==> flow/design.v <==
`timescale 1ns / 1ps
module ALU_microprocessor (
  input      [ 5:0]   alu_ctrl  ,
  input      [31:0]   in_1      ,
  input      [31:0]   in_2      ,
  input               alu_clk   ,
  output reg [31:0]   alu_rslt  ,
  output     [ 4:0]   alu_checks             
);
reg             N;                           
reg             Z;                           
reg             C;                           
reg             V;                           
reg             P;                           
always @(posedge alu_clk) begin
  case(alu_ctrl)
    5'd0 :  begin   
      {C,alu_rslt} = in_1 + in_2;            
      Z            = (alu_rslt==32'b0);
      N            = alu_rslt[31];
      V            = in_1[31]&&(in_2[31])&&(!alu_rslt[31]) || (!in_1[31])&&(!in_2[31])&&alu_rslt[31];
      P            = ^alu_rslt;
    end
    5'd1 :  begin   
      {C,alu_rslt} = in_1 + (-in_2);         
      C            = !C;
      Z            = (alu_rslt==32'b0);
      N            = alu_rslt[31];
      V            = in_1[31]&&(!in_2[31])&&(!alu_rslt[31]) || (!in_1[31])&&(in_2[31])&&alu_rslt[31];
      P            = ^alu_rslt;
    end
    5'd2 :  begin
      alu_rslt = in_1;                       
      Z        = (alu_rslt==32'b0);
      N        = alu_rslt[31];
      V        = 0;    
      C        = 0;
      P        = ^alu_rslt;
    end
     5'd3 :  begin
      alu_rslt = in_2;                       
      Z        = (alu_rslt==32'b0);
      N        = alu_rslt[31];
      V        = 0;    
      C        = 0;
      P        = ^alu_rslt;
    end
     5'd4 :  begin
      {C,alu_rslt} = in_1 + 1;               
      Z        = (alu_rslt==32'b0);
      N        = alu_rslt[31];
      V        = 0;
      P        = ^alu_rslt;    
    end
    5'd5 :  begin
      {C,alu_rslt} = in_2 + 1;               
      Z        = (alu_rslt==32'b0);
      N        = alu_rslt[31];
      V        = 0;   
      P        = ^alu_rslt; 
    end
    5'd6 :  begin
      alu_rslt = in_1 - 1;                   
      Z        = (alu_rslt==32'b0);
      N        = alu_rslt[31];
      V        = 0;    
      C        = alu_rslt[31];
      P        = ^alu_rslt;
    end
    5'd7 :  begin
      alu_rslt = in_2 - 1;                   
      Z        = (alu_rslt==32'b0);
      N        = alu_rslt[31];
      V        = 0;    
      C        = alu_rslt[31];
      P        = ^alu_rslt;
    end
    5'd8 :  begin   
      alu_rslt = in_1 & in_2;                
      Z        = (alu_rslt==32'b0);
      N        = alu_rslt[31];
      C        = 0;                          
      V        = 0;                          
      P        = ^alu_rslt;
    end
    5'd9 :  begin  
      alu_rslt = in_1 | in_2;                
      Z        = (alu_rslt==32'b0);
      N        = alu_rslt[31];
      V        = 0;                          
      C        = 0;                          
      P        = ^alu_rslt;
    end
    5'd10:  begin  
      alu_rslt = ~(in_1 & in_2);             
      Z        = (alu_rslt==32'b0);
      N        = alu_rslt[31];
      V        = 0;                          
      C        = 0;                          
      P        = ^alu_rslt;
    end
    5'd11:  begin  
      alu_rslt = ~(in_1 | in_2);             
      Z        = (alu_rslt==32'b0);
      N        = alu_rslt[31];
      V        = 0;                          
      C        = 0;                          
      P        = ^alu_rslt;
    end
    5'd12:  begin  
      alu_rslt = ~(in_1 ^ in_2);             
      Z        = (alu_rslt==32'b0);
      N        = alu_rslt[31];
      V        = 0;                          
      C        = 0;                          
      P        = ^alu_rslt;
    end
    5'd13:  begin  
      alu_rslt = in_1 ^ in_2;                
      Z        = (alu_rslt==32'b0);
      N        = alu_rslt[31];
      V        = 0;                          
      C        = 0;                          
      P        = ^alu_rslt;
    end
    5'd14:  begin  
      alu_rslt = ~in_1;                      
      Z        = (alu_rslt==32'b0);
      N        = alu_rslt[31];
      V        = 0;                          
      C        = 0;                          
      P        = ^alu_rslt;
    end
    5'd15:  begin  
      alu_rslt = ~in_2;                      
      Z        = (alu_rslt==32'b0);
      N        = alu_rslt[31];
      V        = 0;                          
      C        = 0;                          
      P        = ^alu_rslt;
    end
    5'd16:  begin
      alu_rslt = in_1 << 1;                  
      Z        = (alu_rslt==32'b0);
      N        = alu_rslt[31];
      V        = 0;                          
      C        = alu_rslt[31];
      P        = ^alu_rslt;
    end
    5'd17:  begin
      alu_rslt = in_2 << 1;                  
      Z        = (alu_rslt==32'b0);
      N        = alu_rslt[31];
      V        = 0;                          
      C        = alu_rslt[31];
      P        = ^alu_rslt;
    end
    5'd18:  begin
      alu_rslt = in_1 >> 1;                  
      Z        = (alu_rslt==32'b0);
      N        = alu_rslt[31];
      V        = 0;                          
      C        = alu_rslt[0];
      P        = ^alu_rslt;
    end
    5'd19:  begin
      alu_rslt = in_1 >> 1;                  
      Z        = (alu_rslt==32'b0);
      N        = alu_rslt[31];
      V        = 0;                          
      C        = alu_rslt[0];
      P        = ^alu_rslt;
    end
    5'd20:  begin
      alu_rslt = {in_1[30:0], in_1[31]};     
      Z        = (alu_rslt==32'b0);
      N        = 0;                          
      V        = 0;                          
      C        = 0;                          
      P        = ^alu_rslt;
    end
    5'd21:  begin
      alu_rslt = {in_2[30:0], in_2[31]};     
      Z        = (alu_rslt==32'b0);
      N        = 0;                          
      V        = 0;                          
      C        = 0;                          
      P        = ^alu_rslt;
    end
    5'd22:  begin
      alu_rslt = {in_1[0], in_1[31:1]};      
      Z        = (alu_rslt==32'b0);
      N        = 0;                          
      V        = 0;                          
      C        = 0;                          
      P        = ^alu_rslt;
    end
    5'd23:  begin
      alu_rslt = {in_2[0], in_2[31:1]};      
      Z        = (alu_rslt==32'b0);
      N        = 0;                          
      V        = 0;                          
      C        = 0;                          
      P        = ^alu_rslt;
    end
    default:  begin                          
      alu_rslt = 0; 
      {P,N,Z,C,V}= 5'b00100;                    
    end
  endcase  
end  
assign alu_checks = {P,V,Z,C,N};               
endmodule  
--- tool output ---
* Reports on ALU_microprocessor
Tool output for the design above before and after an edit, in the order of the flow.
"before" refers to lines of the RTL above, "after" to lines of the edited file.
"difference" is "after" less "before", of the values as shown; "relative change" is that difference over "before", in percent.
The mark - stands for no value.
- Top module :: ALU_microprocessor
- Clock port :: alu_clk
- Cell library :: sky130hd
- Corner :: tt_025C_1v80

* Edit of the RTL
The edit as a unified diff against the file above.
The edited RTL no longer does the same as the RTL above: the edit was made by script, with no optimisation intended.
#+begin_src diff
@@ -164,12 +164,4 @@
       P        = ^alu_rslt;
     end
-    5'd19:  begin
-      alu_rslt = in_1 >> 1;                  
-      Z        = (alu_rslt==32'b0);
-      N        = alu_rslt[31];
-      V        = 0;                          
-      C        = alu_rslt[0];
-      P        = ^alu_rslt;
-    end
     5'd20:  begin
       alu_rslt = {in_1[30:0], in_1[31]};     
#+end_src

* After elaboration
Source: Yosys, flattened and elaborated, memories not mapped. Widths are those after wreduce; folded enables and synchronous resets count as part of the registers. Registers that Yosys merges into a memory's read port (data or address) are not register bits. Print and check cells do not count.
** Cells by class
- shifts and indexed selects :: before 0, after 0, difference 0
- add/subtract/negate cells :: before 7, after 7, difference 0, relative change 0.00%
- reductions and logical operators :: before 61, after 60, difference -1, relative change -1.64%
- divide/modulo/power cells :: before 0, after 0, difference 0
- magnitude comparators :: before 0, after 0, difference 0
- multiply operators :: before 0, after 0, difference 0
- eq/ne operators :: before 23, after 22, difference -1, relative change -4.35%
- bitwise gates (word level) :: before 8, after 8, difference 0, relative change 0.00%
- muxes and demuxes :: before 6, after 6, difference 0, relative change 0.00%
** Operators with widths
- equality test 6 x 5 -> 1 bit (second input constant) :: before 8, after 7, difference -1, relative change -12.50%
- OR reduction 2 bit :: before 1, after 0, difference -1, relative change -100.00%
- zero test 32 bit :: before 23, after 23, difference 0, relative change 0.00%
- XOR reduction 32 bit :: before 19, after 19, difference 0, relative change 0.00%
- equality test 6 x 4 -> 1 bit (second input constant) :: before 8, after 8, difference 0, relative change 0.00%
- logical AND 1 bit :: before 8, after 8, difference 0, relative change 0.00%
- zero test 1 bit :: before 5, after 5, difference 0, relative change 0.00%
- inverter 32 bit :: before 5, after 5, difference 0, relative change 0.00%
- equality test 6 x 3 -> 1 bit (second input constant) :: before 4, after 4, difference 0, relative change 0.00%
- adder 32 x 1 -> 33 bit (second input constant) :: before 2, after 2, difference 0, relative change 0.00%
- equality test 6 x 2 -> 1 bit (second input constant) :: before 2, after 2, difference 0, relative change 0.00%
- logical OR 1 bit :: before 2, after 2, difference 0, relative change 0.00%
- OR reduction 3 bit :: before 2, after 2, difference 0, relative change 0.00%
- subtractor 32 x 1 -> 32 bit (second input constant) :: before 2, after 2, difference 0, relative change 0.00%
- adder 32 x 32 -> 33 bit :: before 1, after 1, difference 0, relative change 0.00%
- adder 32 x 33 -> 33 bit :: before 1, after 1, difference 0, relative change 0.00%
- AND 32 bit :: before 1, after 1, difference 0, relative change 0.00%
- equality test 6 x 1 -> 1 bit (second input constant) :: before 1, after 1, difference 0, relative change 0.00%
- zero test 6 bit :: before 1, after 1, difference 0, relative change 0.00%
- negator 32 -> 33 bit :: before 1, after 1, difference 0, relative change 0.00%
- OR 32 bit :: before 1, after 1, difference 0, relative change 0.00%
- parallel mux 1 bit (select 18 bit) :: before 1, after 1, difference 0, relative change 0.00%
- parallel mux 1 bit (select 19 bit) :: before 1, after 1, difference 0, relative change 0.00%
- parallel mux 1 bit (select 2 bit) :: before 1, after 1, difference 0, relative change 0.00%
- parallel mux 1 bit (select 23 bit) :: before 1, after 1, difference 0, relative change 0.00%
- parallel mux 1 bit (select 9 bit) :: before 1, after 1, difference 0, relative change 0.00%
- parallel mux 32 bit (select 23 bit) :: before 1, after 1, difference 0, relative change 0.00%
- bitwise XOR 32 bit :: before 1, after 1, difference 0, relative change 0.00%
** Word-level totals
- memory bits (writable) :: before 0, after 0, difference 0
- elaborated cells :: before 111, after 109, difference -2, relative change -1.80%
- latch bits :: before 0, after 0, difference 0
- memories :: before 0, after 0, difference 0
- register bits after elaboration :: before 37, after 37, difference 0, relative change 0.00%
- input bits :: before 71, after 71, difference 0, relative change 0.00%
- memory bits (read-only) :: before 0, after 0, difference 0
- output and inout port bits :: before 37, after 37, difference 0, relative change 0.00%
- word width x clocked read ports :: before 0, after 0, difference 0

* Logic depth
Yosys ltp: most cells in a row. Word level: on the elaborated netlist, between registers, memories and ports. Mapped: between sequential cells and ports; inverters and the memories' decode and read muxes count.
** Depth
- depth in word-level cells :: before 6, after 6, difference 0, relative change 0.00%
- ABC_AREA :: before 0, after 0
- mapped depth :: before 22, after 22, difference 0, relative change 0.00%
- depth with buffers taken out :: before 21, after 21, difference 0, relative change 0.00%

* After synthesis
The flow's flattened synthesis, as Yosys stat reports it; memories are mapped. The netlist is that of the ABC_AREA named above (0 if unset); the other value can give another one.
** Cell types
- sky130_fd_sc_hd__nor2_1 :: before 133, after 174, difference +41, relative change +30.83%
- sky130_fd_sc_hd__clkbuf_1 :: before 64, after 102, difference +38, relative change +59.38%
- sky130_fd_sc_hd__buf_2 :: before 35, after 0, difference -35, relative change -100.00%
- sky130_fd_sc_hd__o22ai_1 :: before 43, after 66, difference +23, relative change +53.49%
- sky130_fd_sc_hd__xnor2_1 :: before 379, after 359, difference -20, relative change -5.28%
- sky130_fd_sc_hd__a222oi_1 :: before 23, after 5, difference -18, relative change -78.26%
- sky130_fd_sc_hd__nand2_1 :: before 170, after 155, difference -15, relative change -8.82%
- sky130_fd_sc_hd__a221o_1 :: before 5, after 18, difference +13, relative change +260.00%
- sky130_fd_sc_hd__o221ai_1 :: before 38, after 49, difference +11, relative change +28.95%
- sky130_fd_sc_hd__a22oi_1 :: before 22, after 33, difference +11, relative change +50.00%
- sky130_fd_sc_hd__inv_1 :: before 175, after 184, difference +9, relative change +5.14%
- sky130_fd_sc_hd__nand3_1 :: before 59, after 50, difference -9, relative change -15.25%
- sky130_fd_sc_hd__o21bai_1 :: before 2, after 11, difference +9, relative change +450.00%
- sky130_fd_sc_hd__nor4_1 :: before 28, after 22, difference -6, relative change -21.43%
- sky130_fd_sc_hd__a21boi_0 :: before 3, after 9, difference +6, relative change +200.00%
- sky130_fd_sc_hd__a22o_1 :: before 3, after 9, difference +6, relative change +200.00%
- sky130_fd_sc_hd__mux2i_1 :: before 28, after 33, difference +5, relative change +17.86%
- sky130_fd_sc_hd__and4_1 :: before 9, after 4, difference -5, relative change -55.56%
Not every row of either side is listed.
** Mapped netlist
- chip area (Yosys) (µm²) :: before 18057.3, after 17860.9, difference -196.4, relative change -1.09%
- buffer cells :: before 123, after 119, difference -4, relative change -3.25%
- standard cells after synthesis :: before 2342, after 2362, difference +20, relative change +0.85%
- area of sequential cells (µm²) :: before 740.7, after 740.7, difference 0.0, relative change 0.00%
- mapped flip-flops :: before 37, after 37, difference 0, relative change 0.00%

* Worst setup path after synthesis
Source: OpenSTA report_checks on the synthesized netlist (no wires, ideal clock, input and output delay 20% of the period each), path of least setup slack; recovery checks are left aside. Register names are those of the netlist, which keeps one name where synthesis merged equal registers.
** Timing path after synthesis
- path kind :: before in2reg, after in2reg
- from :: before in in_1[2], after in in_2[2]
- to :: before reg P, after reg P
- setup time (ns) :: before 0.133, after 0.087, difference -0.046
- delay of the path (ns) :: before 4.320, after 4.689, difference +0.369, relative change +8.54%
- required time (ns) :: before 6.867, after 6.913, difference +0.046, relative change +0.67%
- path buffers :: before 1, after 2, difference +1, relative change +100.00%
- data arrival time (ns) :: before 5.587, after 6.002, difference +0.415, relative change +7.43%
- clock period (ns) :: before 7.0, after 7.0, difference 0.0, relative change 0.00%
- driving pins on the path :: before 21, after 22, difference +1, relative change +4.76%
- launch time at the first pin (ns) :: before 1.400, after 1.400, difference 0.000, relative change 0.00%
- path slack (ns) :: before 1.279, after 0.911, difference -0.368
- external input delay (ns) :: before 1.400, after 1.400, difference 0.000, relative change 0.00%
- period reached after synthesis (ns) :: before 5.721, after 6.089, difference +0.368, relative change +6.43%
"delay of the path" is the arrival time less input delay plus setup time.
"driving pins on the path": output pins that drive a net of the path, with the launching flip-flop's if there is one; two outputs of one cell count as two.
"period reached after synthesis" = period - worst setup slack (recovery checks aside). The figure is calculated, with input and output delays left at 20% of the set period.
The rows between start and end are the longest chain of elaborated cells between them; the timing report does not say that the signal goes this way. Where chains are equally long, one stands for them.
Each line given opens the expression or statement behind the cell; cells for indexed reads and writes are added by Yosys, which also makes memories of some case tables.
A register here has more assigning lines than the two given.
Between the ends, after synthesis, before:
- Path through :: sky130_fd_sc_hd__clkbuf_1 > sky130_fd_sc_hd__inv_1 > sky130_fd_sc_hd__ha_1 > sky130_fd_sc_hd__ha_1 > sky130_fd_sc_hd__a221oi_2 > sky130_fd_sc_hd__o211ai_1 > sky130_fd_sc_hd__a221oi_2 > sky130_fd_sc_hd__o21ai_2 > sky130_fd_sc_hd__o31ai_4 > sky130_fd_sc_hd__a41o_1 > sky130_fd_sc_hd__o21ai_0 > sky130_fd_sc_hd__xnor2_1 > sky130_fd_sc_hd__ha_1 > sky130_fd_sc_hd__xnor2_1 > sky130_fd_sc_hd__xnor2_1 > sky130_fd_sc_hd__xnor2_1 > sky130_fd_sc_hd__xnor2_1 > sky130_fd_sc_hd__a32oi_1 > sky130_fd_sc_hd__o21ai_0 > sky130_fd_sc_hd__nor4_1 > sky130_fd_sc_hd__o211ai_2
- Length of the longest elaborated chain :: 4
- Elaborated cells on any way between the ends :: 26
- Those cells by class :: add/sub: 4; mux: 1; logic: 7; reduce/logical: 14
** Ends and longest elaborated chain, after synthesis, before
- start: declaration :: line 4 : input      [31:0]   in_1      ,
- bitwise XOR 32 bit :: line 111 : alu_rslt = ~(in_1 ^ in_2);
- inverter 32 bit :: line 111
- XOR reduction 32 bit :: line 116 : P        = ^alu_rslt;
- parallel mux 1 bit (select 19 bit) :: line 16 : case(alu_ctrl)
- end: assignment :: line 22 : P            = ^alu_rslt;
- end: assignment :: line 30 : P            = ^alu_rslt;
- end: declaration :: line 14 : reg             P;
Between the ends, after synthesis, after:
- Path through :: sky130_fd_sc_hd__clkbuf_1 > sky130_fd_sc_hd__inv_1 > sky130_fd_sc_hd__ha_1 > sky130_fd_sc_hd__clkbuf_1 > sky130_fd_sc_hd__inv_1 > sky130_fd_sc_hd__ha_1 > sky130_fd_sc_hd__a221o_1 > sky130_fd_sc_hd__a211o_1 > sky130_fd_sc_hd__a311o_1 > sky130_fd_sc_hd__and3_4 > sky130_fd_sc_hd__o41ai_4 > sky130_fd_sc_hd__o21bai_1 > sky130_fd_sc_hd__a21oi_1 > sky130_fd_sc_hd__xnor2_1 > sky130_fd_sc_hd__ha_1 > sky130_fd_sc_hd__xnor2_1 > sky130_fd_sc_hd__xnor2_1 > sky130_fd_sc_hd__xnor2_1 > sky130_fd_sc_hd__xnor2_1 > sky130_fd_sc_hd__and3_1 > sky130_fd_sc_hd__o211a_1 > sky130_fd_sc_hd__o31ai_1
- Length of the longest elaborated chain :: 4
- Elaborated cells on any way between the ends :: 26
- Those cells by class :: add/sub: 5; mux: 1; logic: 7; reduce/logical: 13
** Ends and longest elaborated chain, after synthesis, after
- start: declaration :: line 5 : input      [31:0]   in_2      ,
- negator 32 -> 33 bit :: line 25 : {C,alu_rslt} = in_1 + (-in_2);
- adder 32 x 33 -> 33 bit :: line 25
- XOR reduction 32 bit :: line 30 : P            = ^alu_rslt;
- parallel mux 1 bit (select 19 bit) :: line 16 : case(alu_ctrl)
- end: assignment :: line 22 : P            = ^alu_rslt;
- end: assignment :: line 30
- end: declaration :: line 14 : reg             P;

* Path in the finished layout
From the final timing report of the runs of set A: the path of least setup slack in the routed layout; clock arrival at registers is part of the times.
** Timing path after layout
- path kind :: before in2reg, after in2reg
- from :: before in in_2[1], after in in_2[0]
- to :: before reg P, after reg P
- path buffers :: before 1, after 5, difference +4, relative change +400.00%
- driving pins on the path :: before 19, after 24, difference +5, relative change +26.32%
- path slack (ns) :: before 0.33, after 0.35, difference +0.02
- required time (ns) :: before 7.09, after 7.10, difference +0.01, relative change +0.14%
- external input delay (ns) :: before 1.37, after 1.37, difference 0.00, relative change 0.00%
- data arrival time (ns) :: before 6.76, after 6.75, difference -0.01, relative change -0.15%
- clock period (ns) :: before 6.87, after 6.87, difference 0.00, relative change 0.00%
- setup time (ns) :: before 0.12, after 0.12, difference 0.00
- launch time at the first pin (ns) :: before 1.37, after 1.37, difference 0.00, relative change 0.00%
The rows between start and end are the longest chain of elaborated cells between them; the timing report does not say that the signal goes this way. Where chains are equally long, one stands for them.
A register here has more assigning lines than the two given.
Between the ends, after layout, before:
- Path through :: sky130_fd_sc_hd__clkdlybuf4s50_1 > sky130_fd_sc_hd__inv_1 > sky130_fd_sc_hd__ha_1 > sky130_fd_sc_hd__a211o_1 > sky130_fd_sc_hd__o211ai_1 > sky130_fd_sc_hd__o31ai_1 > sky130_fd_sc_hd__o21ba_2 > sky130_fd_sc_hd__o41ai_4 > sky130_fd_sc_hd__o31ai_2 > sky130_fd_sc_hd__xnor2_1 > sky130_fd_sc_hd__ha_1 > sky130_fd_sc_hd__xor2_1 > sky130_fd_sc_hd__xnor2_1 > sky130_fd_sc_hd__xnor2_1 > sky130_fd_sc_hd__xnor2_1 > sky130_fd_sc_hd__a32oi_1 > sky130_fd_sc_hd__o21ai_0 > sky130_fd_sc_hd__nor4_1 > sky130_fd_sc_hd__o211ai_2
- Length of the longest elaborated chain :: 4
- Elaborated cells on any way between the ends :: 26
- Those cells by class :: add/sub: 5; mux: 1; logic: 7; reduce/logical: 13
** Ends and longest elaborated chain, after layout, before
- start: declaration :: line 5 : input      [31:0]   in_2      ,
- negator 32 -> 33 bit :: line 25 : {C,alu_rslt} = in_1 + (-in_2);
- adder 32 x 33 -> 33 bit :: line 25
- XOR reduction 32 bit :: line 30 : P            = ^alu_rslt;
- parallel mux 1 bit (select 19 bit) :: line 16 : case(alu_ctrl)
- end: assignment :: line 22 : P            = ^alu_rslt;
- end: assignment :: line 30
- end: declaration :: line 14 : reg             P;
Between the ends, after layout, after:
- Path through :: sky130_fd_sc_hd__clkdlybuf4s50_1 > sky130_fd_sc_hd__buf_4 > sky130_fd_sc_hd__ha_1 > sky130_fd_sc_hd__and3_1 > sky130_fd_sc_hd__and3_1 > sky130_fd_sc_hd__nand4_1 > sky130_fd_sc_hd__nor3_1 > sky130_fd_sc_hd__buf_4 > sky130_fd_sc_hd__and3_1 > sky130_fd_sc_hd__and2_1 > sky130_fd_sc_hd__xnor2_1 > sky130_fd_sc_hd__ha_1 > sky130_fd_sc_hd__xnor2_1 > sky130_fd_sc_hd__buf_4 > sky130_fd_sc_hd__xnor2_1 > sky130_fd_sc_hd__xnor2_1 > sky130_fd_sc_hd__xnor2_1 > sky130_fd_sc_hd__xnor2_1 > sky130_fd_sc_hd__nor2_1 > sky130_fd_sc_hd__a211oi_1 > sky130_fd_sc_hd__buf_4 > sky130_fd_sc_hd__o21ai_0 > sky130_fd_sc_hd__nor3_1 > sky130_fd_sc_hd__o31ai_1
- Length of the longest elaborated chain :: 4
- Elaborated cells on any way between the ends :: 26
- Those cells by class :: add/sub: 5; mux: 1; logic: 7; reduce/logical: 13
** Ends and longest elaborated chain, after layout, after
- start: declaration :: line 5 : input      [31:0]   in_2      ,
- negator 32 -> 33 bit :: line 25 : {C,alu_rslt} = in_1 + (-in_2);
- adder 32 x 33 -> 33 bit :: line 25
- XOR reduction 32 bit :: line 30 : P            = ^alu_rslt;
- parallel mux 1 bit (select 19 bit) :: line 16 : case(alu_ctrl)
- end: assignment :: line 22 : P            = ^alu_rslt;
- end: assignment :: line 30
- end: declaration :: line 14 : reg             P;

* Flow runs
Runs of the flow (Yosys, OpenROAD) on both versions; the two runs of a pair have the same settings. The constraints put input and output delay at 20% of the set period each and load the outputs with 0.01 pF.
Settings, set A:
- period_ns :: 6.87
- CAP_MARGIN :: 20
- CORE_MARGIN :: 2
- CORE_UTILIZATION :: 40
- SLEW_MARGIN :: 20
** Final reports, set A
- utilization :: before 0.47, after 0.475, difference +0.005
- smallest setup slack (ns) :: before 0.328, after 0.350, difference +0.022
- Yosys chip area after synthesis (µm²) :: before 18057.3, after 17860.9, difference -196.4, relative change -1.09%
- setup total negative slack (ns) :: before 0.000, after 0.000, difference 0.000
- total power after layout (mW) :: before 3.353, after 3.357, difference +0.004, relative change +0.12%
- standard-cell area after layout (µm²) :: before 20883.8, after 20972.6, difference +88.8, relative change +0.43%
- area of the die (µm²) :: before 46859.3, after 46358.4, difference -500.9, relative change -1.07%
- worst hold slack in the final report (ns) :: before 1.876, after 1.909, difference +0.033
Settings, set B:
- ABC_AREA :: 0
- CORE_UTILIZATION :: 36
- CTS_CLUSTER_DIAMETER :: 40
- CTS_CLUSTER_SIZE :: 53
- PLACE_DENSITY_LB_ADDON :: 0.22
- SETUP_SLACK_MARGIN :: 2.19
- TNS_END_PERCENT :: 60
- period_ns :: 12.4
- CAP_MARGIN :: 20
- CORE_MARGIN :: 2
- SLEW_MARGIN :: 20
** Final reports, set B
- utilization :: before 0.401, after 0.408, difference +0.007
- smallest setup slack (ns) :: before 3.676, after 3.395, difference -0.281
- Yosys chip area after synthesis (µm²) :: before 18057.3, after 17860.9, difference -196.4, relative change -1.09%
- setup total negative slack (ns) :: before 0.000, after 0.000, difference 0.000
- total power after layout (mW) :: before 1.837, after 1.835, difference -0.002, relative change -0.11%
- standard-cell area after layout (µm²) :: before 19979.2, after 19950.4, difference -28.8, relative change -0.14%
- area of the die (µm²) :: before 51965.8, after 51411.0, difference -554.8, relative change -1.07%
- worst hold slack in the final report (ns) :: before 2.840, after 3.099, difference +0.259
"total power after layout": no workload was simulated; the value follows from the tool's default switching activity.
--- end ---
